==> flow/design.v <==
module PE
#(parameter DATA_WIDTH=8)
(
    clk,
    rst_n,
    en_din,
    en_win,
    data_in,
    weights_in,
    data_out,
    ready
);
input clk,rst_n;
input en_din,en_win;
input [DATA_WIDTH-1:0] data_in,weights_in;
output [2*DATA_WIDTH-1:0] data_out;   
output ready;  
wire en;
assign en = en_din & en_win;
reg [4:0] cnt;
always@(posedge clk or negedge rst_n)
begin
    if(!rst_n)
        cnt <= 'd0;
    else if(en)
    begin
        if(cnt == 27)  
            cnt <= 'd0;
        else 
            cnt <= cnt + 1'b1;
    end
    else
        cnt <= 'd0;
end
reg [2*DATA_WIDTH-1:0] sum;
always@(posedge clk or negedge rst_n)
begin
    if(!rst_n)
        sum <= 'd0;
    else if(en)
        begin
            if(cnt == 27)  
                sum <= 'd0; 
            else
                sum <= data_in * weights_in + sum;
        end
end
reg ready;
reg [2*DATA_WIDTH-1:0] data_out;
always@(posedge clk or negedge rst_n)
begin
    if(!rst_n)
    begin
        ready <= 1'b0;
        data_out <= 'd0;
    end
    else if(cnt == 27)
    begin
        ready <= 1'b1;
        data_out <= sum;
    end
    else
        ready <= 1'b0;        
end
endmodule
module input_bus
#(parameter BUS_WIDTH=8)  
(
    clk,
    rst_n,
    data,
    en,              
    data_l0,
    data_l1,
    data_l2,
    en_l0,
    en_l1,
    en_l2
);
input clk,rst_n; 
input en;                            
input [BUS_WIDTH-1:0] data;          
output en_l0,en_l1,en_l2;                            
output [BUS_WIDTH-1:0] data_l0,data_l1,data_l2;      
reg en_l0,en_l1,en_l2;
reg [BUS_WIDTH-1:0] data_l0,data_l1,data_l2;
always@(posedge clk or negedge rst_n)
begin
    if(!rst_n)
    begin
        en_l0 <= 1'b0;
        en_l1 <= 1'b0;
        en_l2 <= 1'b0;
        data_l0 <= 'd0;
        data_l1 <= 'd0;
        data_l2 <= 'd0;
    end
    else
    begin
        en_l0 <= en;
        en_l1 <= en_l0;
        en_l2 <= en_l1;
        data_l0 <= data;
        data_l1 <= data_l0;
        data_l2 <= data_l1;
    end
end
endmodule
module obuffer
#(
parameter DATA_WIDTH=8,  
parameter MEM_DATA_WIDTH=9,    
parameter MEM_ADDR_WIDTH=4    
)  
(
    clk,
    rst_n,
    p0_ready,
    p1_ready,
    p2_ready,
    p0_din,
    p1_din,
    p2_din,
    empty,
    full,
    rd_en,
    data_rdout,
    errout
);
input clk,rst_n;
input p0_ready,p1_ready,p2_ready;
input [2*DATA_WIDTH-1:0] p0_din,p1_din,p2_din;
input rd_en;
output empty,full;
output [2*DATA_WIDTH-1:0] data_rdout;
output errout;  
reg [2*DATA_WIDTH-1:0] mem[MEM_DATA_WIDTH-1:0];
reg [MEM_ADDR_WIDTH:0] wr_ptr, rd_ptr;
wire [MEM_ADDR_WIDTH-1:0] wr_addr,rd_addr;
assign wr_addr[MEM_ADDR_WIDTH-1:0] = wr_ptr[MEM_ADDR_WIDTH-1:0];
assign rd_addr[MEM_ADDR_WIDTH-1:0] = rd_ptr[MEM_ADDR_WIDTH-1:0];
always@(posedge clk or negedge rst_n)
begin
    if(!rst_n)
        wr_ptr <= 'd0;
    else if(!full & (p0_ready | p1_ready | p2_ready))
    begin
        if(wr_ptr[MEM_ADDR_WIDTH-1:0] == MEM_DATA_WIDTH-1)
            wr_ptr <= {~wr_ptr[MEM_ADDR_WIDTH],4'b0000};
        else 
            wr_ptr <= wr_ptr + 1'b1;
    end
end
always@(posedge clk or negedge rst_n)
begin
    if(!rst_n)
        rd_ptr <= 'd0;
    else if(!empty & rd_en)
    begin
        if(rd_ptr[MEM_ADDR_WIDTH-1:0] == MEM_DATA_WIDTH-1)
            rd_ptr <= {~rd_ptr[MEM_ADDR_WIDTH],4'b0000};
        else 
            rd_ptr <= rd_ptr + 1'b1;
    end
end
reg errout;
always@(posedge clk or negedge rst_n)
begin
    if(!rst_n)
        errout <= 1'b0;
    else if(!full & (p0_ready | p1_ready | p2_ready))
    begin
        case({p0_ready,p1_ready,p2_ready})
        3'b000:
            mem[wr_addr] <= mem[wr_addr];
        3'b100:
            mem[wr_addr] <= p0_din;
        3'b010:
            mem[wr_addr] <= p1_din;
        3'b001:
            mem[wr_addr] <= p2_din;
        default:
            errout <= 1'b1;
        endcase
    end
end
reg [2*DATA_WIDTH-1:0] data_rdout;
always@(posedge clk or negedge rst_n)
begin
    if(!rst_n)
        data_rdout <= 'd0;
    else if(!empty & rd_en)
        data_rdout <= mem[rd_addr];
end
assign full = (wr_ptr=={~rd_ptr[MEM_ADDR_WIDTH],rd_ptr[MEM_ADDR_WIDTH-1:0]});
assign empty = (wr_ptr==rd_ptr);
endmodule
module top(
    clk,
    rst_n,
    ifm0,
    ifm1,
    ifm2,
    ifm0_en,
    ifm1_en,
    ifm2_en,
    w0,
    w1,
    w2,
    w0_en,
    w1_en,
    w2_en,
    obf0_rd_en,
    obf1_rd_en,
    obf2_rd_en,
    obf0_empty,
    obf1_empty,
    obf2_empty,
    obf0_full,
    obf1_full,
    obf2_full,
    obf0_err,
    obf1_err,
    obf2_err,
    obf0_out,
    obf1_out,
    obf2_out
);
parameter DATA_WIDTH=8;
input clk,rst_n;
input ifm0_en,ifm1_en,ifm2_en;
input w0_en,w1_en,w2_en;
input [DATA_WIDTH-1:0] ifm0,ifm1,ifm2;
input [DATA_WIDTH-1:0] w0,w1,w2;
input obf0_rd_en,obf1_rd_en,obf2_rd_en;
output obf0_empty,obf1_empty,obf2_empty;
output obf0_full,obf1_full,obf2_full;
output obf0_err,obf1_err,obf2_err;
output [2*DATA_WIDTH-1:0] obf0_out,obf1_out,obf2_out;
wire [DATA_WIDTH-1:0] ifm0_l0,ifm0_l1,ifm0_l2;
wire ifm0_en0,ifm0_en1,ifm0_en2;
input_bus ifm_bus0(
    .clk(clk),
    .rst_n(rst_n),
    .data(ifm0),
    .en(ifm0_en),             
    .data_l0(ifm0_l0),
    .data_l1(ifm0_l1),
    .data_l2(ifm0_l2),
    .en_l0(ifm0_en0),
    .en_l1(ifm0_en1),
    .en_l2(ifm0_en2)
);
wire [DATA_WIDTH-1:0] ifm1_l0,ifm1_l1,ifm1_l2;
wire ifm1_en0,ifm1_en1,ifm1_en2;
input_bus ifm_bus1(
    .clk(clk),
    .rst_n(rst_n),
    .data(ifm1),
    .en(ifm1_en),             
    .data_l0(ifm1_l0),
    .data_l1(ifm1_l1),
    .data_l2(ifm1_l2),
    .en_l0(ifm1_en0),
    .en_l1(ifm1_en1),
    .en_l2(ifm1_en2)
);
wire [DATA_WIDTH-1:0] ifm2_l0,ifm2_l1,ifm2_l2;
wire ifm2_en0,ifm2_en1,ifm2_en2;
input_bus ifm_bus2(
    .clk(clk),
    .rst_n(rst_n),
    .data(ifm2),
    .en(ifm2_en),             
    .data_l0(ifm2_l0),
    .data_l1(ifm2_l1),
    .data_l2(ifm2_l2),
    .en_l0(ifm2_en0),
    .en_l1(ifm2_en1),
    .en_l2(ifm2_en2)
);
wire [DATA_WIDTH-1:0] w0_l0,w0_l1,w0_l2;
wire w0_en0,w0_en1,w0_en2;
input_bus w_bus0(
    .clk(clk),
    .rst_n(rst_n),
    .data(w0),
    .en(w0_en),             
    .data_l0(w0_l0),
    .data_l1(w0_l1),
    .data_l2(w0_l2),
    .en_l0(w0_en0),
    .en_l1(w0_en1),
    .en_l2(w0_en2)
);
wire [DATA_WIDTH-1:0] w1_l0,w1_l1,w1_l2;
wire w1_en0,w1_en1,w1_en2;
input_bus w_bus1(
    .clk(clk),
    .rst_n(rst_n),
    .data(w1),
    .en(w1_en),             
    .data_l0(w1_l0),
    .data_l1(w1_l1),
    .data_l2(w1_l2),
    .en_l0(w1_en0),
    .en_l1(w1_en1),
    .en_l2(w1_en2)
);
wire [DATA_WIDTH-1:0] w2_l0,w2_l1,w2_l2;
wire w2_en0,w2_en1,w2_en2;
input_bus w_bus2(
    .clk(clk),
    .rst_n(rst_n),
    .data(w2),
    .en(w2_en),             
    .data_l0(w2_l0),
    .data_l1(w2_l1),
    .data_l2(w2_l2),
    .en_l0(w2_en0),
    .en_l1(w2_en1),
    .en_l2(w2_en2)
);
wire [2*DATA_WIDTH-1:0] pe00_out,pe01_out,pe02_out,pe10_out,pe11_out,pe12_out,pe20_out,pe21_out,pe22_out;
wire pe00_rdy,pe01_rdy,pe02_rdy,pe10_rdy,pe11_rdy,pe12_rdy,pe20_rdy,pe21_rdy,pe22_rdy;
PE pe00(
    .clk(clk),
    .rst_n(rst_n),
    .en_din(ifm0_en0),
    .en_win(w0_en0),
    .data_in(ifm0_l0),
    .weights_in(w0_l0),
    .data_out(pe00_out),
    .ready(pe00_rdy)
);
PE pe01(
    .clk(clk),
    .rst_n(rst_n),
    .en_din(ifm0_en1),
    .en_win(w1_en0),
    .data_in(ifm0_l1),
    .weights_in(w1_l0),
    .data_out(pe01_out),
    .ready(pe01_rdy)
);
PE pe02(
    .clk(clk),
    .rst_n(rst_n),
    .en_din(ifm0_en2),
    .en_win(w2_en0),
    .data_in(ifm0_l2),
    .weights_in(w2_l0),
    .data_out(pe02_out),
    .ready(pe02_rdy)
);
PE pe10(
    .clk(clk),
    .rst_n(rst_n),
    .en_din(ifm1_en0),
    .en_win(w0_en1),
    .data_in(ifm1_l0),
    .weights_in(w0_l1),
    .data_out(pe10_out),
    .ready(pe10_rdy)
);
PE pe11(
    .clk(clk),
    .rst_n(rst_n),
    .en_din(ifm1_en1),
    .en_win(w1_en1),
    .data_in(ifm1_l1),
    .weights_in(w1_l1),
    .data_out(pe11_out),
    .ready(pe11_rdy)
);
PE pe12(
    .clk(clk),
    .rst_n(rst_n),
    .en_din(ifm1_en2),
    .en_win(w2_en1),
    .data_in(ifm1_l2),
    .weights_in(w2_l1),
    .data_out(pe12_out),
    .ready(pe12_rdy)
);
PE pe20(
    .clk(clk),
    .rst_n(rst_n),
    .en_din(ifm2_en0),
    .en_win(w0_en2),
    .data_in(ifm2_l0),
    .weights_in(w0_l2),
    .data_out(pe20_out),
    .ready(pe20_rdy)
);
PE pe21(
    .clk(clk),
    .rst_n(rst_n),
    .en_din(ifm2_en1),
    .en_win(w1_en2),
    .data_in(ifm2_l1),
    .weights_in(w1_l2),
    .data_out(pe21_out),
    .ready(pe21_rdy)
);
PE pe22(
    .clk(clk),
    .rst_n(rst_n),
    .en_din(ifm2_en2),
    .en_win(w2_en2),
    .data_in(ifm2_l2),
    .weights_in(w2_l2),
    .data_out(pe22_out),
    .ready(pe22_rdy)
);
obuffer obf0(
    .clk(clk),
    .rst_n(rst_n),
    .p0_ready(pe00_rdy),
    .p1_ready(pe10_rdy),
    .p2_ready(pe20_rdy),
    .p0_din(pe00_out),
    .p1_din(pe10_out),
    .p2_din(pe20_out),
    .empty(obf0_empty),
    .full(obf0_full),
    .rd_en(obf0_rd_en),
    .data_rdout(obf0_out),
    .errout(obf0_err)
);
obuffer obf1(
    .clk(clk),
    .rst_n(rst_n),
    .p0_ready(pe01_rdy),
    .p1_ready(pe11_rdy),
    .p2_ready(pe21_rdy),
    .p0_din(pe01_out),
    .p1_din(pe11_out),
    .p2_din(pe21_out),
    .empty(obf1_empty),
    .full(obf1_full),
    .rd_en(obf1_rd_en),
    .data_rdout(obf1_out),
    .errout(obf1_err)
);
obuffer obf2(
    .clk(clk),
    .rst_n(rst_n),
    .p0_ready(pe02_rdy),
    .p1_ready(pe12_rdy),
    .p2_ready(pe22_rdy),
    .p0_din(pe02_out),
    .p1_din(pe12_out),
    .p2_din(pe22_out),
    .empty(obf2_empty),
    .full(obf2_full),
    .rd_en(obf2_rd_en),
    .data_rdout(obf2_out),
    .errout(obf2_err)
);
endmodule
From RTL to reports: top
The steps from the RTL of top to its reports follow in flow order.
Line numbers count from 1 in the design file above.
{"block": "design", "design": "top", "clock": "clk", "cell_library": "sky130hd", "pvt_corner": "tt_025C_1v80"}

Elaborated design
Source: Yosys, flattened and elaborated. Widths are those after wreduce. Registers that Yosys merges into a memory's read port (data or address) are not register bits. Print and check cells do not count.
{"block": "bits", "reg_bits": 1017, "input_bits": 59, "out_inout_bits": 57, "word_cells": 588}
{"block": "classes", "n_addsub": 24, "n_mul": 9, "n_eq": 180, "muxes": 183, "bitwise": 30, "n_reduce_logical": 51}
{"block": "op_table", "cell": "2-to-1 mux 16 bit", "count": 117}
{"block": "op_table", "cell": "case mux 16 bit (select 4 bit)", "count": 27}
{"block": "op_table", "cell": "multiplier 8 x 8 -> 16 bit", "count": 9}
{"block": "op_table", "cell": "case mux 16 bit (select 9 bit)", "count": 3}
{"block": "op_table", "cell": "case mux 16 bit (select 8 bit)", "count": 3}
{"block": "op_table", "cell": "!= test 2 x 1 -> 1 bit with constant B", "count": 108}
{"block": "op_table", "cell": "AND reduction 7 bit", "count": 27}
{"block": "op_table", "cell": "adder 16 bit", "count": 9}
{"block": "op_table", "cell": "2-to-1 mux 5 bit", "count": 24}
{"block": "op_table", "cell": "== test 4 x 3 -> 1 bit with constant B", "count": 24}
{"block": "op_table", "cell": "adder 5 x 1 -> 5 bit with constant B", "count": 15}
{"block": "op_table", "cell": "== test 4 x 2 -> 1 bit with constant B", "count": 12}
{"block": "op_table", "cell": "== test 5 bit with constant B", "count": 9}
{"block": "op_table", "cell": "== test 5 bit", "count": 6}
{"block": "op_table", "cell": "== test 4 x 1 -> 1 bit with constant B", "count": 6}
{"block": "op_table", "cell": "== test 4 bit with constant B", "count": 6}
{"block": "op_table", "cell": "logical NOT 4 bit", "count": 6}
{"block": "op_table", "cell": "bitwise AND 1 bit", "count": 15}
{"block": "op_table", "cell": "nonzero test 4 bit", "count": 3}
{"block": "op_table", "cell": "OR reduction 4 bit", "count": 3}
{"block": "op_table", "cell": "NOT 1 bit", "count": 9}
{"block": "op_table", "cell": "== test 3 x 1 -> 1 bit with constant B", "count": 3}
{"block": "op_table", "cell": "== test 3 x 2 -> 1 bit with constant B", "count": 3}
{"block": "op_table", "cell": "== test 3 bit with constant B", "count": 3}
{"block": "op_table", "cell": "logical NOT 3 bit", "count": 3}
{"block": "op_table", "cell": "2-to-1 mux 1 bit", "count": 9}
{"block": "op_table", "cell": "OR 1 bit", "count": 6}
{"block": "op_table", "cell": "logical NOT 1 bit", "count": 6}
{"block": "op_table", "cell": "AND reduction 2 bit", "count": 3}

Logic depth
Yosys ltp: most cells in a row. Word level: on the elaborated netlist, between registers, memories and ports. Mapped: between sequential cells and ports; inverters and the memories' decode and read muxes count.
{"block": "depth", "word_depth": 5, "abc_area": 0, "ltp_mapped": 18, "ltp_nobuf": 17}

Netlist
Source: synth_stat.txt of the flow (Yosys; design flattened, memories mapped). It holds for the ABC_AREA given above (unset counts as 0); a run with the other value may have another netlist.
{"block": "by_type", "cell_type": "sky130_fd_sc_hd__dfrtp_1", "count": 585, "type_area_um2": 1.46E+04}
{"block": "by_type", "cell_type": "sky130_fd_sc_hd__edfxtp_1", "count": 432, "type_area_um2": 1.3E+04}
{"block": "by_type", "cell_type": "sky130_fd_sc_hd__fa_1", "count": 450, "type_area_um2": 9008.64}
{"block": "by_type", "cell_type": "sky130_fd_sc_hd__ha_1", "count": 348, "type_area_um2": 4.35E+03}
{"block": "by_type", "cell_type": "sky130_fd_sc_hd__inv_1", "count": 921, "type_area_um2": 3.46E+03}
{"block": "by_type", "cell_type": "sky130_fd_sc_hd__nand2_1", "count": 912, "type_area_um2": 3.42E+03}
{"block": "by_type", "cell_type": "sky130_fd_sc_hd__and2_1", "count": 328, "type_area_um2": 2.05E+03}
{"block": "by_type", "cell_type": "sky130_fd_sc_hd__o21ai_0", "count": 296, "type_area_um2": 1.48E+03}
{"block": "by_type", "cell_type": "sky130_fd_sc_hd__a22oi_1", "count": 151, "type_area_um2": 1.13E+03}
{"block": "by_type", "cell_type": "sky130_fd_sc_hd__a222oi_1", "count": 108, "type_area_um2": 1.08E+03}
{"block": "by_type", "cell_type": "sky130_fd_sc_hd__a21oi_1", "count": 162, "type_area_um2": 810.778}
{"block": "by_type", "cell_type": "sky130_fd_sc_hd__clkbuf_1", "count": 208, "type_area_um2": 780.749}
{"block": "by_type", "cell_type": "sky130_fd_sc_hd__nor2_1", "count": 200, "type_area_um2": 750.72}
{"block": "by_type", "cell_type": "sky130_fd_sc_hd__a221oi_1", "count": 76, "type_area_um2": 665.638}
{"block": "by_type", "cell_type": "sky130_fd_sc_hd__xnor2_1", "count": 72, "type_area_um2": 630.605}
{"block": "by_type", "cell_type": "sky130_fd_sc_hd__a21o_1", "count": 60, "type_area_um2": 450.432}
{"block": "by_type", "cell_type": "sky130_fd_sc_hd__xor2_1", "count": 43, "type_area_um2": 376.611}
{"block": "by_type", "cell_type": "sky130_fd_sc_hd__a211oi_1", "count": 46, "type_area_um2": 345.331}
Other cell types: 62; their cells: 672.
{"block": "synth_totals", "cell_count": 6070, "mapped_area_um2": 63318.2, "seq_area_um2": 27611.5, "ffs": 1017, "buffers": 263}
By module: a second synthesis without flattening, with its own total; a netlist apart from the flattened one above.
{"block": "unflattened", "cells_unflattened": 6231, "hier_area_um2": 65061.1}
Rows give one instance, submodules left out.
{"block": "by_module", "module": "PE", "n_inst": 9, "n_cells": 445, "area_um2": 3987.6, "seq_area_um2": 950.9}
{"block": "by_module", "module": "obuffer", "n_inst": 3, "n_cells": 688, "area_um2": 8373.0, "seq_area_um2": 4999.8}
{"block": "by_module", "module": "input_bus", "n_inst": 6, "n_cells": 27, "area_um2": 675.6, "seq_area_um2": 675.6}
{"block": "by_module", "module": "top", "n_inst": 1, "n_cells": 0, "area_um2": 0.0, "seq_area_um2": 0.0}

Worst setup path after synthesis
OpenSTA on the mapped netlist: ideal clock, no wires. The path of least setup slack (recovery checks aside). Input and output delay are each 20% of the period. Register names are those of the netlist, which keeps one name where synthesis merged equal registers.
{"block": "synth_path", "kind": "reg-to-reg", "startpoint": "register ifm_bus1.data_l0[5]", "endpoint": "register pe10.sum[15]", "clock_period_ns": 5.0, "setup_ns": 0.122, "launch_ns": 0.000, "arrival_ns": 4.256, "t_required_ns": 4.878, "slack_ns": 0.623, "path_delay_ns": 4.378, "path_stages": 16, "n_path_buf": 1, "period_less_setup_slack_ns": 4.377}
"path_delay_ns" is the arrival time less input delay plus setup time.
"path_stages" counts driving pins, that of a launching flip-flop among them; a cell with two outputs on the path counts twice.
"period_less_setup_slack_ns" is the clock period less the worst setup slack; recovery checks do not enter. This is arithmetic on one report: input and output delays are still those of the set period (20% each).
The rows between start and end are the longest chain of elaborated cells between them; the timing report does not say that the signal goes this way. Where chains are equally long, one stands for them.
A line is the first line of the expression or statement that the cell stems from. Yosys adds cells for indexed reads and writes and turns some case tables into memories.
At most two assigning lines are given for a register; there are more.
{"block": "synth_via", "path_cell_list": "sky130_fd_sc_hd__dfrtp_1 > sky130_fd_sc_hd__clkbuf_1 > sky130_fd_sc_hd__and2_1 > sky130_fd_sc_hd__fa_1 > sky130_fd_sc_hd__fa_1 > sky130_fd_sc_hd__fa_1 > sky130_fd_sc_hd__inv_1 > sky130_fd_sc_hd__fa_1 > sky130_fd_sc_hd__inv_1 > sky130_fd_sc_hd__ha_1 > sky130_fd_sc_hd__a21o_1 > sky130_fd_sc_hd__a21o_1 > sky130_fd_sc_hd__a211oi_1 > sky130_fd_sc_hd__nor2_1 > sky130_fd_sc_hd__or4_1 > sky130_fd_sc_hd__a32o_1", "elab_chain_len": 3, "cone_cells": 3, "cone_lines": 2, "cone_classes": "add/sub (1); mul (1); mux (1)"}
{"block": "synth_lines", "element": "start, declared", "line_no": 84, "rtl": "output [BUS_WIDTH-1:0] data_l0,data_l1,data_l2;"}
{"block": "synth_lines", "element": "start, assigned", "line_no": 94, "rtl": "data_l0 <= 'd0;"}
{"block": "synth_lines", "element": "start, assigned", "line_no": 103, "rtl": "data_l0 <= data;"}
{"block": "synth_lines", "element": "multiplier 8 x 8 -> 16 bit", "line_no": 45, "rtl": "sum <= data_in * weights_in + sum;"}
{"block": "synth_lines", "element": "adder 16 bit", "line_no": 45}
{"block": "synth_lines", "element": "2-to-1 mux 16 bit", "line_no": 42, "rtl": "if(cnt == 27)"}
{"block": "synth_lines", "element": "end, assigned", "line_no": 43, "rtl": "sum <= 'd0;"}
{"block": "synth_lines", "element": "end, assigned", "line_no": 45}
{"block": "synth_lines", "element": "end, declared", "line_no": 35, "rtl": "reg [2*DATA_WIDTH-1:0] sum;"}

Worst path after layout
Path of least setup slack in the final report of job 1 (OpenROAD, finished layout, wires in). Where an end is a register, its clock arrival counts in the times.
{"block": "layout_path", "kind": "reg-to-reg", "startpoint": "register w_bus2.data_l0[5]", "endpoint": "register pe02.sum[14]", "clock_period_ns": 3.57, "setup_ns": 0.09, "launch_ns": 0.84, "arrival_ns": 5.14, "t_required_ns": 4.18, "slack_ns": -0.96, "path_stages": 15, "n_path_buf": 0}
The rows between start and end are the longest chain of elaborated cells between them; the timing report does not say that the signal goes this way. Where chains are equally long, one stands for them.
At most two assigning lines are given for a register; there are more.
{"block": "layout_via", "path_cell_list": "sky130_fd_sc_hd__dfrtp_2 > sky130_fd_sc_hd__and2_4 > sky130_fd_sc_hd__fa_1 > sky130_fd_sc_hd__fa_2 > sky130_fd_sc_hd__fa_1 > sky130_fd_sc_hd__inv_1 > sky130_fd_sc_hd__fa_1 > sky130_fd_sc_hd__inv_2 > sky130_fd_sc_hd__ha_4 > sky130_fd_sc_hd__a21o_1 > sky130_fd_sc_hd__a21o_1 > sky130_fd_sc_hd__a211oi_2 > sky130_fd_sc_hd__nor2_1 > sky130_fd_sc_hd__or4_1 > sky130_fd_sc_hd__a32o_1", "elab_chain_len": 3, "cone_cells": 3, "cone_lines": 2, "cone_classes": "add/sub (1); mul (1); mux (1)"}
{"block": "layout_lines", "element": "start, declared", "line_no": 84, "rtl": "output [BUS_WIDTH-1:0] data_l0,data_l1,data_l2;"}
{"block": "layout_lines", "element": "start, assigned", "line_no": 94, "rtl": "data_l0 <= 'd0;"}
{"block": "layout_lines", "element": "start, assigned", "line_no": 103, "rtl": "data_l0 <= data;"}
{"block": "layout_lines", "element": "multiplier 8 x 8 -> 16 bit", "line_no": 45, "rtl": "sum <= data_in * weights_in + sum;"}
{"block": "layout_lines", "element": "adder 16 bit", "line_no": 45}
{"block": "layout_lines", "element": "2-to-1 mux 16 bit", "line_no": 42, "rtl": "if(cnt == 27)"}
{"block": "layout_lines", "element": "end, assigned", "line_no": 43, "rtl": "sum <= 'd0;"}
{"block": "layout_lines", "element": "end, assigned", "line_no": 45}
{"block": "layout_lines", "element": "end, declared", "line_no": 35, "rtl": "reg [2*DATA_WIDTH-1:0] sum;"}

Appendix: measured runs

Measured results for top: 3 stored runs of the Yosys and OpenROAD flow on sky130hd. The settings differ; the order carries no meaning. The constraints put input and output delay at 20% of the set period each and load the outputs with 0.01 pF.
"achievedPeriod_ns" = clock period - worst setup slack. The figure is calculated, with input and output delays left at 20% of the set period.
"timing.worst_path_ns": the worst setup path's part of the clock period (all of it between registers, 20% less for each end at a port) less its slack. A launch clock that arrives late makes it longer, a capture clock that arrives late makes it shorter.
"totalPower_mw" is the tool's figure for a default switching activity; nothing was simulated.

{"run": "job 1", "settings": { "ABC_AREA": 0, "CELL_PAD_IN_SITES_DETAIL_PLACEMENT": 2, "CELL_PAD_IN_SITES_GLOBAL_PLACEMENT": 1, "CORE_ASPECT_RATIO": 1.04, "CORE_MARGIN": 6, "CORE_UTILIZATION": 25, "CTS_CLUSTER_DIAMETER": 202, "CTS_CLUSTER_SIZE": 91, "GPL_ROUTABILITY_DRIVEN": 1, "HOLD_SLACK_MARGIN": 0.07, "MIN_ROUTING_LAYER": "met1", "PLACE_DENSITY_LB_ADDON": 0.26, "TNS_END_PERCENT": 45, "period_ns": 3.57, "CAP_MARGIN": 20, "SLEW_MARGIN": 20 }, "results": { "util_frac": 0.311, "totalPower_mw": 59.603, "tns_ns": -45.787, "dieArea_um2": 265499.0, "ys_area_um2": 63318.2, "finalCellArea_um2": 77939.8, "achievedPeriod_ns": 4.535, "ws_setup_ns": -0.965, "timing.worst_path_ns": 4.53, "worstPathKind": "reg-to-reg" }}
{"run": "job 2", "settings": { "CORE_UTILIZATION": 40, "PLACE_DENSITY": 0.6, "period_ns": 2.75, "CAP_MARGIN": 20, "CORE_MARGIN": 2, "SLEW_MARGIN": 20 }, "results": { "util_frac": 0.512, "totalPower_mw": 84.960, "tns_ns": -122.903, "dieArea_um2": 161495.0, "ys_area_um2": 63318.2, "finalCellArea_um2": 80766.2, "achievedPeriod_ns": 4.285, "ws_setup_ns": -1.535, "timing.worst_path_ns": 4.29, "worstPathKind": "reg-to-reg" }}
{"run": "job 3", "settings": { "CORE_UTILIZATION": 40, "PLACE_DENSITY": 0.6, "period_ns": 5.0, "CAP_MARGIN": 20, "CORE_MARGIN": 2, "SLEW_MARGIN": 20 }, "results": { "util_frac": 0.448, "totalPower_mw": 35.186, "tns_ns": 0.000, "dieArea_um2": 161495.0, "ys_area_um2": 63318.2, "finalCellArea_um2": 70774.1, "achievedPeriod_ns": 4.730, "ws_setup_ns": 0.270, "timing.worst_path_ns": 4.73, "worstPathKind": "reg-to-reg" }}
